==> flow/design.v <==
module alu(A, B, selector, R, flagZ, flagN, flagC);
    parameter BUS_SIZE = 32;
    input[BUS_SIZE - 1: 0] A;
    input[BUS_SIZE - 1: 0] B;
    input[2: 0] selector;
    output flagZ;
    output flagN;
    output reg flagC;
    output reg [BUS_SIZE - 1 : 0] R;
	always @(A, B, selector)
	begin
		flagC = 1'b0;
		if (selector == 3'b000)	
			{flagC, R} = A + B;
		else if (selector == 3'b001)
			R = A - B;
		else if (selector == 3'b010)
			R = A & B;
		else if (selector == 3'b011)
			R = A | B;
		else if (selector == 3'b100)
			R = A ^ B;
		else 
			R = {BUS_SIZE{1'b0}};
	end 
	assign flagZ = ~(|R);
	assign flagN = R[BUS_SIZE - 1];
endmodule
module extend_sign(dataIn, dataOut);
	parameter BUS_IN = 16;
	parameter BUS_SIZE = 32;
	input [BUS_IN - 1 : 0] dataIn;
	output [BUS_SIZE - 1 : 0] dataOut;
	assign dataOut = {{(BUS_SIZE - BUS_IN){dataIn[BUS_IN - 1]}}, dataIn};
endmodule 
module register(D, Q, enable, clk, rst);
	parameter BUS_SIZE = 32;
	input [BUS_SIZE - 1 : 0] D;
	input enable;
	input clk;
	input rst;
	output reg [BUS_SIZE - 1 : 0] Q;
	always @(posedge clk)
	begin
		if (rst)
			Q <= {BUS_SIZE{1'b0}};
		else if(enable)
			Q <= D;
	end
endmodule
module ports(
    input [2:0] portWrite,
    input valueWrite,
    input enWrite,
    output [7:0] valuePort,
    input clk,
    input rst
    );
	reg [7:0] enable;
	always @(portWrite, valueWrite)
	begin
		case(portWrite)
			3'd0:	enable = {{7{1'b0}}, 1'b1};
			3'd1:	enable = {{6{1'b0}}, 1'b1, {1{1'b0}}};
			3'd2:	enable = {{5{1'b0}}, 1'b1, {2{1'b0}}};
			3'd3:	enable = {{4{1'b0}}, 1'b1, {3{1'b0}}};
			3'd4:	enable = {{3{1'b0}}, 1'b1, {4{1'b0}}};
			3'd5:	enable = {{2{1'b0}}, 1'b1, {5{1'b0}}};
			3'd6:	enable = {{1{1'b0}}, 1'b1, {6{1'b0}}};
			3'd7:	enable = {1'b1, {7{1'b0}}};
		endcase 	
	end
	genvar i;
	generate
		for (i = 0; i < 8; i = i + 1)
		begin: GENERATE_REGISTERS_BLOCK
			register #(.BUS_SIZE(1)) regi (
				.D(valueWrite),
				.Q(valuePort[i]),
				.enable(enable[i] & enWrite),
				.clk(clk),
				.rst(rst)
			);
		end
	endgenerate
endmodule
module port_memory(dirSelect, enWrMemory, enWrPort, selectRead, inputPorts, valueWriteMem);
    input [7:0] dirSelect;
    output reg enWrMemory;
    output reg enWrPort;
    output reg selectRead;
    input [1:0] inputPorts;
    output reg [31:0] valueWriteMem;
    always @(*) begin
        selectRead = 1'b0;
        valueWriteMem = 32'b0;
        enWrMemory = 1'b0;
        enWrPort = 1'b0;
        if (dirSelect < 7'd8)
        begin
            enWrMemory = 1'b0;
            enWrPort = 1'b1;
        end else if (dirSelect == 7'd8 || dirSelect == 7'd9) begin
            selectRead = 1'b1;
            if (dirSelect == 7'd8) begin
                valueWriteMem = {{31'b0}, inputPorts[0]};              
            end else begin
                valueWriteMem = {{31'b0}, inputPorts[1]};
            end
        end else begin
            enWrMemory = 1'b1;
            enWrPort = 1'b0;
        end
    end
endmodule
module sram(outA, outB, clk, enWrite, writeData, dirWrite, dirA, dirB);
	parameter BUS_SIZE = 32;
	parameter DIR_SIZE_INTERNAL = 5;
	parameter MEM_SIZE = 32;
	input clk;
	input enWrite;
	input [BUS_SIZE - 1 : 0] writeData;
	input [DIR_SIZE_INTERNAL - 1 : 0] dirWrite;
	input [DIR_SIZE_INTERNAL - 1 : 0] dirA;
	input [DIR_SIZE_INTERNAL - 1 : 0] dirB;
	output [BUS_SIZE - 1 : 0] outA;
	output [BUS_SIZE - 1 : 0] outB;
	reg [BUS_SIZE - 1 : 0] MEM [0 : MEM_SIZE - 1];
	assign outA = (dirA == {DIR_SIZE_INTERNAL{1'b0}}) ? {BUS_SIZE{1'b0}} : MEM[dirA];
	assign outB = (dirB == {DIR_SIZE_INTERNAL{1'b0}}) ? {BUS_SIZE{1'b0}} : MEM[dirB];
	always @(posedge clk)
	begin
		if (enWrite)
			MEM[dirWrite] <= writeData;
	end	
endmodule 
module program_counter(clk, rst, enable, dirInBranch, dirInJump, dirSel, dirOut);
	parameter DIR_SIZE = 32;
	input clk;
	input rst;
	input enable;
	input [1 : 0] dirSel;
	input [DIR_SIZE - 1 : 0] dirInBranch;
	input [DIR_SIZE - 1 : 0] dirInJump;
	output reg [DIR_SIZE - 1 : 0] dirOut;
	wire [DIR_SIZE - 1 : 0] dirBranch_src, dirJump_src, dirNormal, dirOut_src;	
	reg [DIR_SIZE - 1 : 0] dirOut_A, dirOut_B, dirBranch, dirJump;
	assign dirOut_src = dirSel[0] == 1'b1 ? dirBranch : (dirSel[1] == 1'b1 ? dirJump_src : dirNormal);
	assign dirBranch_src = dirOut_B + dirInBranch;	
	assign dirJump_src = dirOut_B + dirInJump;
	assign dirNormal = dirOut + {{(DIR_SIZE - 1){1'b0}}, 1'b1};
	always @(posedge clk) begin
	   if (rst)
	       dirOut <= {DIR_SIZE{1'b0}};
	   else
	       dirOut <= dirOut_src;
	end	
	always @(posedge clk) begin
	   if (rst) begin
	       dirOut_A <= {DIR_SIZE{1'b0}};
	       dirOut_B <= {DIR_SIZE{1'b0}};
	       dirJump <= {DIR_SIZE{1'b0}};
	       dirBranch <= {DIR_SIZE{1'b0}};
	   end else begin
	       dirOut_A <= dirOut;
	       dirOut_B <= dirOut_A;
	       dirJump <= dirJump_src;
	       dirBranch <= dirBranch_src;
	   end
	end
endmodule 
module control_path(opCode, functionCode, MemaReg, enWrSram, ALUSelector, enWriteMemory, enablePC, fteALU, clk, rst, regDst, flagZ, dirSelPC);
	parameter BUS_SIZE = 32;
	parameter DIR_SIZE = 32;
	parameter OPC_SIZE = BUS_SIZE;
	input [6 - 1 : 0] opCode;
	input [6 - 1 : 0] functionCode;
	input clk;
	input rst;
	input flagZ;
	output reg MemaReg;
	output reg enWrSram;
	output reg [2 : 0] ALUSelector;
	output reg fteALU;
	output reg enWriteMemory;
	output reg enablePC;
	output reg regDst;
	output [1:0] dirSelPC;	
	reg branch_src;
	reg branch_A;
	reg branch_B;
	reg jump;
	reg regDst_src;
	reg [2 : 0] ALUSelector_src;
	reg fteALU_src;
	reg enWriteMemory_src; 
	reg enWriteMemory_A;
	reg MemaReg_src;
	reg MemaReg_A;
	reg MemaReg_B;
	reg enWrSram_src;
	reg enWrSram_A;
	reg enWrSram_B;
	always @(posedge clk) begin
	   if (rst) begin
	       regDst <= 1'b0;
	       ALUSelector <= 3'b000;
	       fteALU <= 1'b0;
	       branch_A <= 1'b0;
	       branch_B <= 1'b0;
	       enWriteMemory_A <= 1'b0;
	       enWriteMemory <= 1'b0;
	       MemaReg_A <= 1'b0;
	       MemaReg_B <= 1'b0;
	       MemaReg <= 1'b0;
	       enWrSram <= 1'b0;
	       enWrSram_A <= 1'b0;
	       enWrSram_B <= 1'b0;
	   end else begin
	       regDst <= regDst_src;
	       fteALU <= fteALU_src;
	       ALUSelector <= ALUSelector_src;
	       branch_A <= branch_src;
	       branch_B <= branch_A;
	       enWriteMemory_A <= enWriteMemory_src;
	       enWriteMemory <= enWriteMemory_A;
	       MemaReg_A <= MemaReg_src;
	       MemaReg_B <= MemaReg_A;
	       MemaReg <= MemaReg_B;
	       enWrSram_A <= enWrSram_src;
	       enWrSram_B <= enWrSram_A;
	       enWrSram <= enWrSram_B;
	   end
	end
	assign dirSelPC = {jump, branch_B & flagZ};
	always @(opCode, functionCode)
	begin
		MemaReg_src = 1'b0;
		enWrSram_src = 1'b0;
		ALUSelector_src = 3'b000;
		enWriteMemory_src = 1'b0;
		branch_src = 1'b0;
		jump = 1'b0;
		enablePC = 1'b1;
		fteALU_src = 1'b0;
		regDst_src = 1'b0;		
		if (opCode == 6'b0) begin
			regDst_src = 1'b1;
			case (functionCode)
				6'b100000: begin  
					ALUSelector_src = 3'b000;
                    enWrSram_src = 1'b1;
                end
				6'b100010: begin  
					ALUSelector_src = 3'b001;
                    enWrSram_src = 1'b1;
                end
				6'b100100: begin 
					ALUSelector_src = 3'b010;
                    enWrSram_src = 1'b1;
                end
				6'b100101: begin 
					ALUSelector_src = 3'b011;
                    enWrSram_src = 1'b1;
                end
				6'b100110: begin 
					ALUSelector_src = 3'b100;
                    enWrSram_src = 1'b1;
                end
				6'b000000: begin 
					ALUSelector_src = 3'b000;
			     end
				default: begin
					ALUSelector_src = 3'b000;
					enWrSram_src = 1'b0;
                end
			endcase
		end
		else begin
			case(opCode)
				6'b100011: begin  
					enWrSram_src = 1'b1;	
					fteALU_src = 1'b1;
					MemaReg_src = 1'b1;
				end
				6'b101011: begin  
					fteALU_src = 1'b1;
					enWriteMemory_src = 1'b1;
					regDst_src = 1'b0;
					MemaReg_src = 1'b0;
				end
				6'b000100: begin  
					branch_src = 1'b1;
					ALUSelector_src = 3'b001;
					regDst_src = 1'b0;	
					MemaReg_src = 1'b0;
				end
				6'b000010: begin  
					jump = 1'b1;
					regDst_src = 1'b0;
					fteALU_src = 1'b0;
					branch_src = 1'b0;	
					MemaReg_src = 1'b0;
					ALUSelector_src = 3'b000;
				end
				6'b001111: begin  
					regDst_src = 1'b0;
					fteALU_src = 1'b1;
					enWrSram_src = 1'b1;
				end
				6'b001000: begin  
				    fteALU_src = 1'b1;
					ALUSelector_src = 3'b000;
					enWrSram_src = 1'b1;
					regDst_src = 1'b0;
				end
				6'b001100: begin  
				    fteALU_src = 1'b1;
					ALUSelector_src = 3'b010;	
					enWrSram_src = 1'b1;
					regDst_src = 1'b0;
				end
				6'b001101: begin  
				    fteALU_src = 1'b1;
					ALUSelector_src = 3'b011;
					enWrSram_src = 1'b1;
					regDst_src = 1'b0; 
				end
				6'b001110: begin  
				    fteALU_src = 1'b1;
					ALUSelector_src = 3'b100;	
					enWrSram_src = 1'b1;
					regDst_src = 1'b0;
				end
				default: begin
					enWrSram_src = 1'b0;
					regDst_src = 1'b0;
					fteALU_src = 1'b0;
				end
			endcase
		end
	end
endmodule 
module data_path(opCode, MemaReg, enWrSram, ALUSelector, enablePC, fteALU, clk, rst, regDst, flagZ, dirSelPC, ALU_res_memory, outMemory_memory, DRB_reg_file_memory, imem_addr, imem_data);
	parameter BUS_SIZE = 32;
	parameter DIR_SIZE = BUS_SIZE;
	parameter OPC_SIZE = BUS_SIZE; 
	parameter DIR_SIZE_INTERNAL = 5;  
	input clk;
	input rst;
	input MemaReg;
	input enWrSram;
	input [2 : 0] ALUSelector;
	input enablePC;
	input fteALU;
	input regDst;
	output reg flagZ;
	input [1:0] dirSelPC;
	output [BUS_SIZE - 1 : 0] ALU_res_memory;
	input [BUS_SIZE - 1 : 0] outMemory_memory;
	output [BUS_SIZE - 1 : 0] DRB_reg_file_memory;	
	output [7 : 0] imem_addr;
	input [OPC_SIZE - 1 : 0] imem_data;
	output [OPC_SIZE - 1 : 0] opCode;
	wire [BUS_SIZE - 1 : 0] ALU_res;
	wire [BUS_SIZE - 1 : 0] DW_reg_file;	
	wire [BUS_SIZE - 1 : 0] ALU_inB;
	wire [BUS_SIZE - 1 : 0] extendedData6;
	wire [DIR_SIZE - 1 : 0] dirPC;
	wire [DIR_SIZE_INTERNAL - 1 : 0] dirWriteRF;
	wire flagN, flagC;
	reg [OPC_SIZE - 1 : 0] opCode_reg;
	wire [OPC_SIZE - 1 : 0] opCode_src;
	reg [BUS_SIZE - 1 : 0] DRA_reg_file_reg;
    reg [BUS_SIZE - 1 : 0] DRB_reg_file_reg;
    reg [BUS_SIZE - 1 : 0] DRB_B_reg_file_reg;
	wire [BUS_SIZE - 1 : 0] DRA_reg_file_src;
	wire [BUS_SIZE - 1 : 0] DRB_reg_file_src;
	wire [BUS_SIZE - 1 : 0] ALU_res_src;
	reg [BUS_SIZE - 1 : 0] ALU_res_reg;
	reg [BUS_SIZE - 1 : 0] ALU_B_res_reg;
	wire flagZ_src;
	wire [DIR_SIZE_INTERNAL - 1 : 0] RtE_src;
	reg [DIR_SIZE_INTERNAL - 1 : 0] RtE_reg;
	wire [DIR_SIZE_INTERNAL - 1 : 0] RdE_src;
	reg [DIR_SIZE_INTERNAL - 1 : 0] RdE_reg;
	wire [DIR_SIZE_INTERNAL - 1 : 0] dirWriteRF_src;
	reg [DIR_SIZE_INTERNAL - 1 : 0] dirWriteRFA_reg;
	reg [DIR_SIZE_INTERNAL - 1 : 0] dirWriteRFB_reg;
	reg [BUS_SIZE - 1 : 0] outMemory_reg;
	wire [BUS_SIZE - 1 : 0] extendedData16_src;
	reg [BUS_SIZE - 1 : 0] extendedData16_reg;
	assign RtE_src = opCode_reg[15 : 11];
	assign RdE_src = opCode_reg[20 : 16];
	assign opCode = opCode_reg;
	assign ALU_res_memory = ALU_res_reg;
	always @(posedge clk) begin
	   if (rst) begin
	       opCode_reg <= {OPC_SIZE{1'b0}};
	       DRA_reg_file_reg <= {BUS_SIZE{1'b0}};
	       DRB_reg_file_reg <= {BUS_SIZE{1'b0}};
	       DRB_B_reg_file_reg <= {BUS_SIZE{1'b0}};
	       ALU_res_reg <= {BUS_SIZE{1'b0}};
	       ALU_B_res_reg <= {BUS_SIZE{1'b0}};
	       RtE_reg <= {DIR_SIZE_INTERNAL{1'b0}};
	       RdE_reg <= {DIR_SIZE_INTERNAL{1'b0}};
	       dirWriteRFA_reg <= {DIR_SIZE_INTERNAL{1'b0}};
	       dirWriteRFB_reg <= {DIR_SIZE_INTERNAL{1'b0}};
	       outMemory_reg <= {BUS_SIZE{1'b0}};
	       extendedData16_reg <= {BUS_SIZE{1'b0}};
	       flagZ <= 1'b0;
	   end else begin
	       opCode_reg <= opCode_src;
	       DRA_reg_file_reg <= DRA_reg_file_src;
	       DRB_reg_file_reg <= DRB_reg_file_src;
	       DRB_B_reg_file_reg <= DRB_reg_file_reg; 
	       ALU_res_reg <= ALU_res_src;
	       ALU_B_res_reg <= ALU_res_reg;
	       RdE_reg <= RdE_src;
	       RtE_reg <= RtE_src;
	       dirWriteRFA_reg <= dirWriteRF_src;
	       dirWriteRFB_reg <= dirWriteRFA_reg;
	       outMemory_reg <= outMemory_memory;
	       flagZ <= flagZ_src;
	       extendedData16_reg <= extendedData16_src;
	   end	   
	end
	assign DW_reg_file = MemaReg ? outMemory_reg : ALU_B_res_reg;
	assign ALU_inB = fteALU ? extendedData16_reg : DRB_reg_file_reg;
	assign dirWriteRF_src = regDst ? RtE_reg : RdE_reg;
	assign DRB_reg_file_memory = DRB_B_reg_file_reg; 
	sram #(.BUS_SIZE(BUS_SIZE), .DIR_SIZE_INTERNAL(DIR_SIZE_INTERNAL)) RegFile (
		.outA(DRA_reg_file_src),
		.outB(DRB_reg_file_src),
		.clk(clk),
		.enWrite(enWrSram),
		.writeData(DW_reg_file),
		.dirWrite(dirWriteRFB_reg),  
		.dirA(opCode_reg[25 : 21]),  
		.dirB(opCode_reg[20 : 16])  
	);
	assign imem_addr = dirPC[7 : 0];
	assign opCode_src = imem_data;
	alu #(.BUS_SIZE(BUS_SIZE)) MyALU (
		.A(DRA_reg_file_reg),
		.B(ALU_inB),
		.selector(ALUSelector),
		.R(ALU_res_src),
		.flagZ(flagZ_src),
		.flagN(flagN),
		.flagC(flagC)
	);
	extend_sign #(.BUS_IN(16), .BUS_SIZE(BUS_SIZE)) ex_signal16(
		.dataIn(opCode_reg[15 : 0]),
		.dataOut(extendedData16_src)
	);
	extend_sign #(.BUS_IN(26), .BUS_SIZE(BUS_SIZE)) ex_signal6(
		.dataIn(opCode_reg[25 : 0]),
		.dataOut(extendedData6)
	);
	program_counter #(.DIR_SIZE(DIR_SIZE)) MyPC(
		.clk(clk),
		.rst(rst),
		.enable(enablePC),
		.dirInBranch(extendedData16_reg),
		.dirInJump(extendedData6),
		.dirSel(dirSelPC),
		.dirOut(dirPC)
	);
endmodule 
module microprocessor(clk, rst, outputPorts, inputPorts, imem_addr, imem_data, dmem_addr, dmem_we, dmem_wdata, dmem_rdata);
	parameter BUS_SIZE = 32;
	parameter DIR_SIZE = BUS_SIZE;
	parameter OPC_SIZE = BUS_SIZE; 
	parameter DIR_SIZE_INTERNAL = 5;  
	input clk;
	input rst;
	input [1:0] inputPorts;
	output [7:0] outputPorts;
	output [7:0] imem_addr;
	input [31:0] imem_data;
	output [7:0] dmem_addr;
	output dmem_we;
	output [31:0] dmem_wdata;
	input [31:0] dmem_rdata;
	wire MemaReg;
	wire rst_n;
	wire enWrSram;
	wire [2 : 0] ALUSelector;
	wire enWriteMemory;
	wire branch;
	wire jump;
	wire enablePC;
	wire fteALU;
	wire regDst;
	wire [OPC_SIZE - 1 : 0] opCode;
	wire flagZ;
	wire [1:0] dirSelPC;
	wire [BUS_SIZE - 1 : 0] outMemory;
	wire [BUS_SIZE - 1 : 0] DRB_reg_file;
	wire [BUS_SIZE - 1 : 0] ALU_res;	
	assign rst_n = rst;
	data_path #(.BUS_SIZE(BUS_SIZE), .DIR_SIZE(DIR_SIZE)) myData(
		.opCode(opCode),
		.MemaReg(MemaReg),
		.enWrSram(enWrSram),
		.ALUSelector(ALUSelector),
		.enablePC(enablePC),
		.fteALU(fteALU),
		.clk(clk),
		.rst(rst_n),
		.regDst(regDst),
		.dirSelPC(dirSelPC),
		.flagZ(flagZ),
		.ALU_res_memory(ALU_res),
		.outMemory_memory(outMemory),
		.DRB_reg_file_memory(DRB_reg_file),
		.imem_addr(imem_addr),
		.imem_data(imem_data)
	);
	control_path #(.BUS_SIZE(BUS_SIZE), .DIR_SIZE(DIR_SIZE)) myControl(
		.opCode(opCode[31:26]),
		.functionCode(opCode[5:0]),
		.MemaReg(MemaReg),
		.enWrSram(enWrSram),
		.ALUSelector(ALUSelector),
		.enWriteMemory(enWriteMemory),
		.fteALU(fteALU),
		.enablePC(enablePC),
		.clk(clk),
		.rst(rst_n),
		.regDst(regDst),
		.dirSelPC(dirSelPC),
		.flagZ(flagZ)	
	);
	wire [7:0] dirmemory;
	wire enablePortsController;
	wire enableMemoryController;
	wire selectReadMemory;
	wire [31:0] valueWriteMemAlt, memoryOut;
	assign dirmemory = ALU_res[7:0];
	assign dmem_addr = dirmemory;
	assign dmem_we = enWriteMemory & enableMemoryController;
	assign dmem_wdata = DRB_reg_file;
	assign memoryOut = dmem_rdata;
	assign outMemory = !selectReadMemory ? memoryOut : valueWriteMemAlt;
	port_memory cont_mem(
	   .dirSelect(dirmemory),
	   .enWrMemory(enableMemoryController),
	   .enWrPort(enablePortsController),
	   .selectRead(selectReadMemory),
	   .inputPorts(inputPorts),
	   .valueWriteMem(valueWriteMemAlt)
	);
	ports pt(
        .portWrite(dirmemory[2:0]),
        .valueWrite(DRB_reg_file[0]),
        .enWrite(enablePortsController & enWriteMemory),
        .valuePort(outputPorts),
        .clk(clk),
        .rst(rst_n)
	);
endmodule 
# --- Tool chain data of microprocessor ---
# Tool output for the design above, in the order of the flow.
# Line numbers count from 1 in the design file above.
# Operators: Yosys type, input widths -> output width; for muxes data width and select width s.
# Cell names lack the library's common part.
design:
  top_module: "microprocessor"
  clk_port: "clk"
  lib: "sky130hd"
  corner: "tt_025C_1v80"

# --- Word-level counts ---
# Yosys after proc, flatten, opt, wreduce and memory -nomap, before mapping. Print and check cells are not counted. Equal cells are merged and count once.
# Memory sizes are those after Yosys's memory passes, which may raise the word count (mostly to a power of two), join words into wider ones and drop unused or constant bits.
op_classes:
  div_mod_pow: 0
  equal: 20
  cmp: 1
  n_mul: 0
  n_reduce_logical: 12
  bitwise: 15
  addsub: 5
  muxes: 36
  n_shift: 0
ops:
  columns: ["op", "n"]
  rows:
  - ["$mux 32", 13]
  - ["$add 32x32->32", 3]
  - ["$eq 6x6->1 const B", 7]
  - ["$add 32x1->32 const B", 1]
  - ["$sub 32x32->32", 1]
  - ["$and 32x32->32", 1]
  - ["$or 32x32->32", 1]
  - ["$xor 32x32->32", 1]
  - ["$reduce_or 32->1", 1]
  - ["$eq 6x4->1 const B", 5]
  - ["$pmux 3 s4", 2]
  - ["$mux 1", 17]
  - ["$eq 8x4->1 const B", 2]
  - ["$and 1x1->1", 11]
  - ["$logic_not 5->1", 2]
  - ["$mux 5", 2]
  - ["$lt 8x4->1 const B", 1]
  - ["$reduce_or 7->1", 1]
  - ["$reduce_or 2->1", 3]
  - ["$eq 3x2->1 const B", 2]
  - ["$eq 6x2->1 const B", 1]
  - ["$eq 6x3->1 const B", 1]
  - ["$logic_not 6->1", 1]
  - ["$reduce_or 6->1", 1]
  - ["$mux 3", 2]
  - ["$reduce_or 5->1", 1]
  - ["$eq 3x1->1 const B", 1]
  - ["$eq 3x3->1 const B", 1]
# Other operator kinds: 3; their cells: 3.
word_totals:
  in_bits: 68
  clocked_rd_ports_x_width: 72
  word_cells: 127
  latchBits: 0
  register_bits: 348
  n_memories: 2
  ramBits: 1024
  mem_bits_ro: 64
  out_inout_bits: 57
mem_list:
  columns: ["memory", "words", "width", "read_ports", "wr", "line_no", "source"]
  rows:
  - ["myData.RegFile.MEM", 32, 32, 2, 1, 128, "reg [BUS_SIZE - 1 : 0] MEM [0 : MEM_SIZE - 1];"]
  - ["(name not given)", 8, 8, 1, 0, 62, "case(portWrite)"]

# --- Logic depth ---
# Longest topological path by Yosys (ltp), each cell counted once; first at word level (registers and memories cut), then after technology mapping (sequential cells cut; the memories' decode and read muxes count).
logic_depth:
  ltp_word: 9
  ABC_AREA: 0
  mapped_depth: 18
  ltp_nobuf: 15

# --- Synthesis result ---
# Source: synth_stat.txt of the flow (Yosys; design flattened, memories mapped). It holds for the ABC_AREA given above (unset counts as 0); a run with the other value may have another netlist.
# Totals and module areas in this step are rounded.
mapped:
  stdcells: 4717
  flip_flops: 1345
  sequential_area_mm2: 0.0372
  yosys_area_mm2: 0.0635
types:
  columns: ["type", "n", "type_area_um2"]
  rows:
  - ["edfxtp_1", 1024, 3.07E+04]
  - ["dfxtp_1", 321, 6.43E+03]
  - ["mux4_2", 256, 5765.53]
  - ["mux2i_1", 409, 4.09E+03]
  - ["a21oi_1", 451, 2.26E+03]
  - ["mux2_2", 164, 1.85E+03]
  - ["ha_1", 118, 1.48E+03]
  - ["nor2_1", 316, 1.19E+03]
  - ["o221ai_1", 135, 1.18E+03]
  - ["nor2b_1", 146, 913.376]
  - ["clkbuf_1", 243, 912.125]
  - ["o22ai_1", 137, 857.072]
  - ["o21ai_0", 159, 795.763]
  - ["inv_1", 130, 487.968]
  - ["nor3_1", 93, 465.446]
  - ["xnor2_1", 46, 402.886]
  - ["nand2_1", 81, 304.042]
  - ["and3_1", 42, 262.752]
# Other cell types: 72; their cells: 446.

# --- Worst setup path after synthesis ---
# Source: OpenSTA report_checks on the synthesized netlist (no wires, ideal clock, input and output delay 20% of the period each), path of least setup slack; recovery checks are left aside. Register names are those of the netlist, which keeps one name where synthesis merged equal registers.
synth_path:
  kind: "flip-flop to flip-flop"
  startpoint: "reg myControl.fteALU"
  endpoint: "reg myData.flagZ"
  period_ns: 6.0
  setup_slack_ns: 1.787
  delay_ns: 4.213
  path_buffers: 2
  t_required_ns: 5.939
  arrival_ns: 4.152
  driving_pins: 17
  setup_time_ns: 0.061
  period_less_setup_slack_ns: 4.213
# "delay_ns" = arrival - input delay + setup time.
# "driving_pins": output pins that drive a net of the path, with the launching flip-flop's if there is one; two outputs of one cell count as two.
# "period_less_setup_slack_ns" is the clock period less the worst setup slack; recovery checks do not enter. This is arithmetic on one report: input and output delays are still those of the set period (20% each).
# Between the ends stands the longest chain of elaborated cells between them, by number of cells; it is not shown to be the way that was timed. Of several equally long chains one is given.
# A line is the first line of the expression or statement that the cell stems from. Yosys adds cells for indexed reads and writes and turns some case tables into memories.
synth_via:
  cell_sequence: "dfxtp_1 -> clkbuf_1 -> clkbuf_1 -> mux2i_1 -> inv_1 -> ha_1 -> fa_1 -> a21o_1 -> a221o_2 -> xor2_1 -> a221oi_2 -> nand4_1 -> a2111oi_4 -> nand4_1 -> nor4_1 -> and4_1 -> and4b_1"
  elab_chain_cells: 9
  cells_between: 13
  cone_lines: 12
  classes_between: "2 x add/sub; 6 x mux; 4 x logic; 1 x reduce/logical"
synth_rtl:
  columns: ["item", "line_no", "source"]
  rows:
  - ["start, declared", 184, "output reg fteALU;"]
  - ["start, assigned", 208, "fteALU <= 1'b0;"]
  - ["start, assigned", 221, "fteALU <= fteALU_src;"]
  - ["$mux 32", 429, "assign ALU_inB = fteALU ? extendedData16_reg : DRB_reg_file_reg;"]
  - ["$xor 32x32->32", 22, "R = A ^ B;"]
  - ["$mux 32", 21, "else if (selector == 3'b100)"]
  - ["$mux 32", 19, "else if (selector == 3'b011)"]
  - ["$mux 32", 17, "else if (selector == 3'b010)"]
  - ["$mux 32", 15, "else if (selector == 3'b001)"]
  - ["$mux 32", 13, "if (selector == 3'b000)"]
  - ["$reduce_or 32->1", 26, "assign flagZ = ~(|R);"]
  - ["$not 1->1", 26, null]
  - ["end, assigned", 411, "flagZ <= 1'b0;"]
  - ["end, assigned", 424, "flagZ <= flagZ_src;"]
  - ["end, declared", 357, "output reg flagZ;"]

# --- Worst path after layout ---
# From the final timing report of flow run 1: the path of least setup slack in the routed layout; clock arrival at registers is part of the times.
layout_path:
  kind: "flip-flop to flip-flop"
  startpoint: "reg myControl.fteALU"
  endpoint: "reg myData.flagZ"
  arrival_ns: 4.88
  t_required_ns: 4.79
  path_buffers: 2
  setup_time_ns: 0.05
  driving_pins: 16
  setup_slack_ns: -0.10
  period_ns: 3.99
# Between the ends stands the longest chain of elaborated cells between them, by number of cells; it is not shown to be the way that was timed. Of several equally long chains one is given.
layout_via:
  cell_sequence: "dfxtp_4 -> clkbuf_16 -> mux2i_4 -> ha_1 -> buf_4 -> nor2b_1 -> o211ai_1 -> nand3_1 -> nor2_4 -> xnor2_1 -> a221o_1 -> a2111oi_4 -> nand4_1 -> nor4_2 -> and4_1 -> and4b_1"
  elab_chain_cells: 9
  cells_between: 13
  cone_lines: 12
  classes_between: "2 x add/sub; 6 x mux; 4 x logic; 1 x reduce/logical"
layout_rtl:
  columns: ["item", "line_no", "source"]
  rows:
  - ["start, declared", 184, "output reg fteALU;"]
  - ["start, assigned", 208, "fteALU <= 1'b0;"]
  - ["start, assigned", 221, "fteALU <= fteALU_src;"]
  - ["$mux 32", 429, "assign ALU_inB = fteALU ? extendedData16_reg : DRB_reg_file_reg;"]
  - ["$xor 32x32->32", 22, "R = A ^ B;"]
  - ["$mux 32", 21, "else if (selector == 3'b100)"]
  - ["$mux 32", 19, "else if (selector == 3'b011)"]
  - ["$mux 32", 17, "else if (selector == 3'b010)"]
  - ["$mux 32", 15, "else if (selector == 3'b001)"]
  - ["$mux 32", 13, "if (selector == 3'b000)"]
  - ["$reduce_or 32->1", 26, "assign flagZ = ~(|R);"]
  - ["$not 1->1", 26, null]
  - ["end, assigned", 411, "flagZ <= 1'b0;"]
  - ["end, assigned", 424, "flagZ <= flagZ_src;"]
  - ["end, declared", 357, "output reg flagZ;"]

# Record of 3 stored runs of the RTL-to-layout flow on microprocessor, platform sky130hd. The runs are unordered. Constraints: input delay and output delay 20% of the set period each, output load 0.01 pF.
# By "worst_path_time_ns" is meant the share of the clock period that the worst setup path is allowed (20% is reserved at inputs, 20% at outputs), minus its slack. Clock arrival times at its registers enter into it.
# "power_total_uw": no workload was simulated; the value follows from the tool's default switching activity.
# Measured values are rounded.
runs:
  - name: "flow run 1"
    settings:
      CAP_MARGIN: 30
      CELL_PAD_IN_SITES_DETAIL_PLACEMENT: 1
      CORE_ASPECT_RATIO: 0.96
      CORE_MARGIN: 8
      CORE_UTILIZATION: 26
      CTS_CLUSTER_DIAMETER: 270
      GPL_ROUTABILITY_DRIVEN: 1
      MAX_ROUTING_LAYER: "met4"
      MIN_ROUTING_LAYER: "met2"
      PLACE_DENSITY_LB_ADDON: 0.05
      SLEW_MARGIN: 25
      TNS_END_PERCENT: 75
      period_ns: 3.99
    results:
      die_mm2: 0.26
      setup_worst_slack_ns: -0.095
      power_total_uw: 36000
      final_cell_area_mm2: 0.0785
      holdWs_ns: 0.283
      worst_path_time_ns: 4.09
      path_kind: "flip-flop to flip-flop"
      tns_setup_ns: -0.095
      synth_chip_area_mm2: 0.0635
  - name: "flow run 2"
    settings:
      ABC_AREA: 0
      CAP_MARGIN: 25
      CELL_PAD_IN_SITES_GLOBAL_PLACEMENT: 3
      CORE_UTILIZATION: 51
      CTS_CLUSTER_DIAMETER: 371
      CTS_CLUSTER_SIZE: 36
      GPL_TIMING_DRIVEN: 0
      MAX_ROUTING_LAYER: "met4"
      SLEW_MARGIN: 20
      period_ns: 7.65
      CORE_MARGIN: 2
    results:
      setup_worst_slack_ns: 1.35
      holdWs_ns: 0.434
      final_cell_area_mm2: 0.0703
      power_total_uw: 13600
      tns_setup_ns: 0.000
      synth_chip_area_mm2: 0.0635
      worst_path_time_ns: 6.30
      path_kind: "flip-flop to flip-flop"
      die_mm2: 0.127
  - name: "flow run 3"
    settings:
      ABC_AREA: 0
      CAP_MARGIN: 30
      CELL_PAD_IN_SITES_DETAIL_PLACEMENT: 1
      CORE_ASPECT_RATIO: 1.02
      CORE_MARGIN: 8
      CORE_UTILIZATION: 41
      CTS_CLUSTER_DIAMETER: 123
      CTS_CLUSTER_SIZE: 32
      GPL_ROUTABILITY_DRIVEN: 1
      MAX_ROUTING_LAYER: "met5"
      MIN_ROUTING_LAYER: "met2"
      PLACE_DENSITY_LB_ADDON: 0.05
      SETUP_SLACK_MARGIN: 0.41
      SLEW_MARGIN: 25
      TNS_END_PERCENT: 25
      period_ns: 3.99
    results:
      tns_setup_ns: 0.000
      holdWs_ns: 0.438
      final_cell_area_mm2: 0.0718
      setup_worst_slack_ns: 0.054
      power_total_uw: 27500
      die_mm2: 0.168
      worst_path_time_ns: 3.94
      path_kind: "flip-flop to flip-flop"
      synth_chip_area_mm2: 0.0635
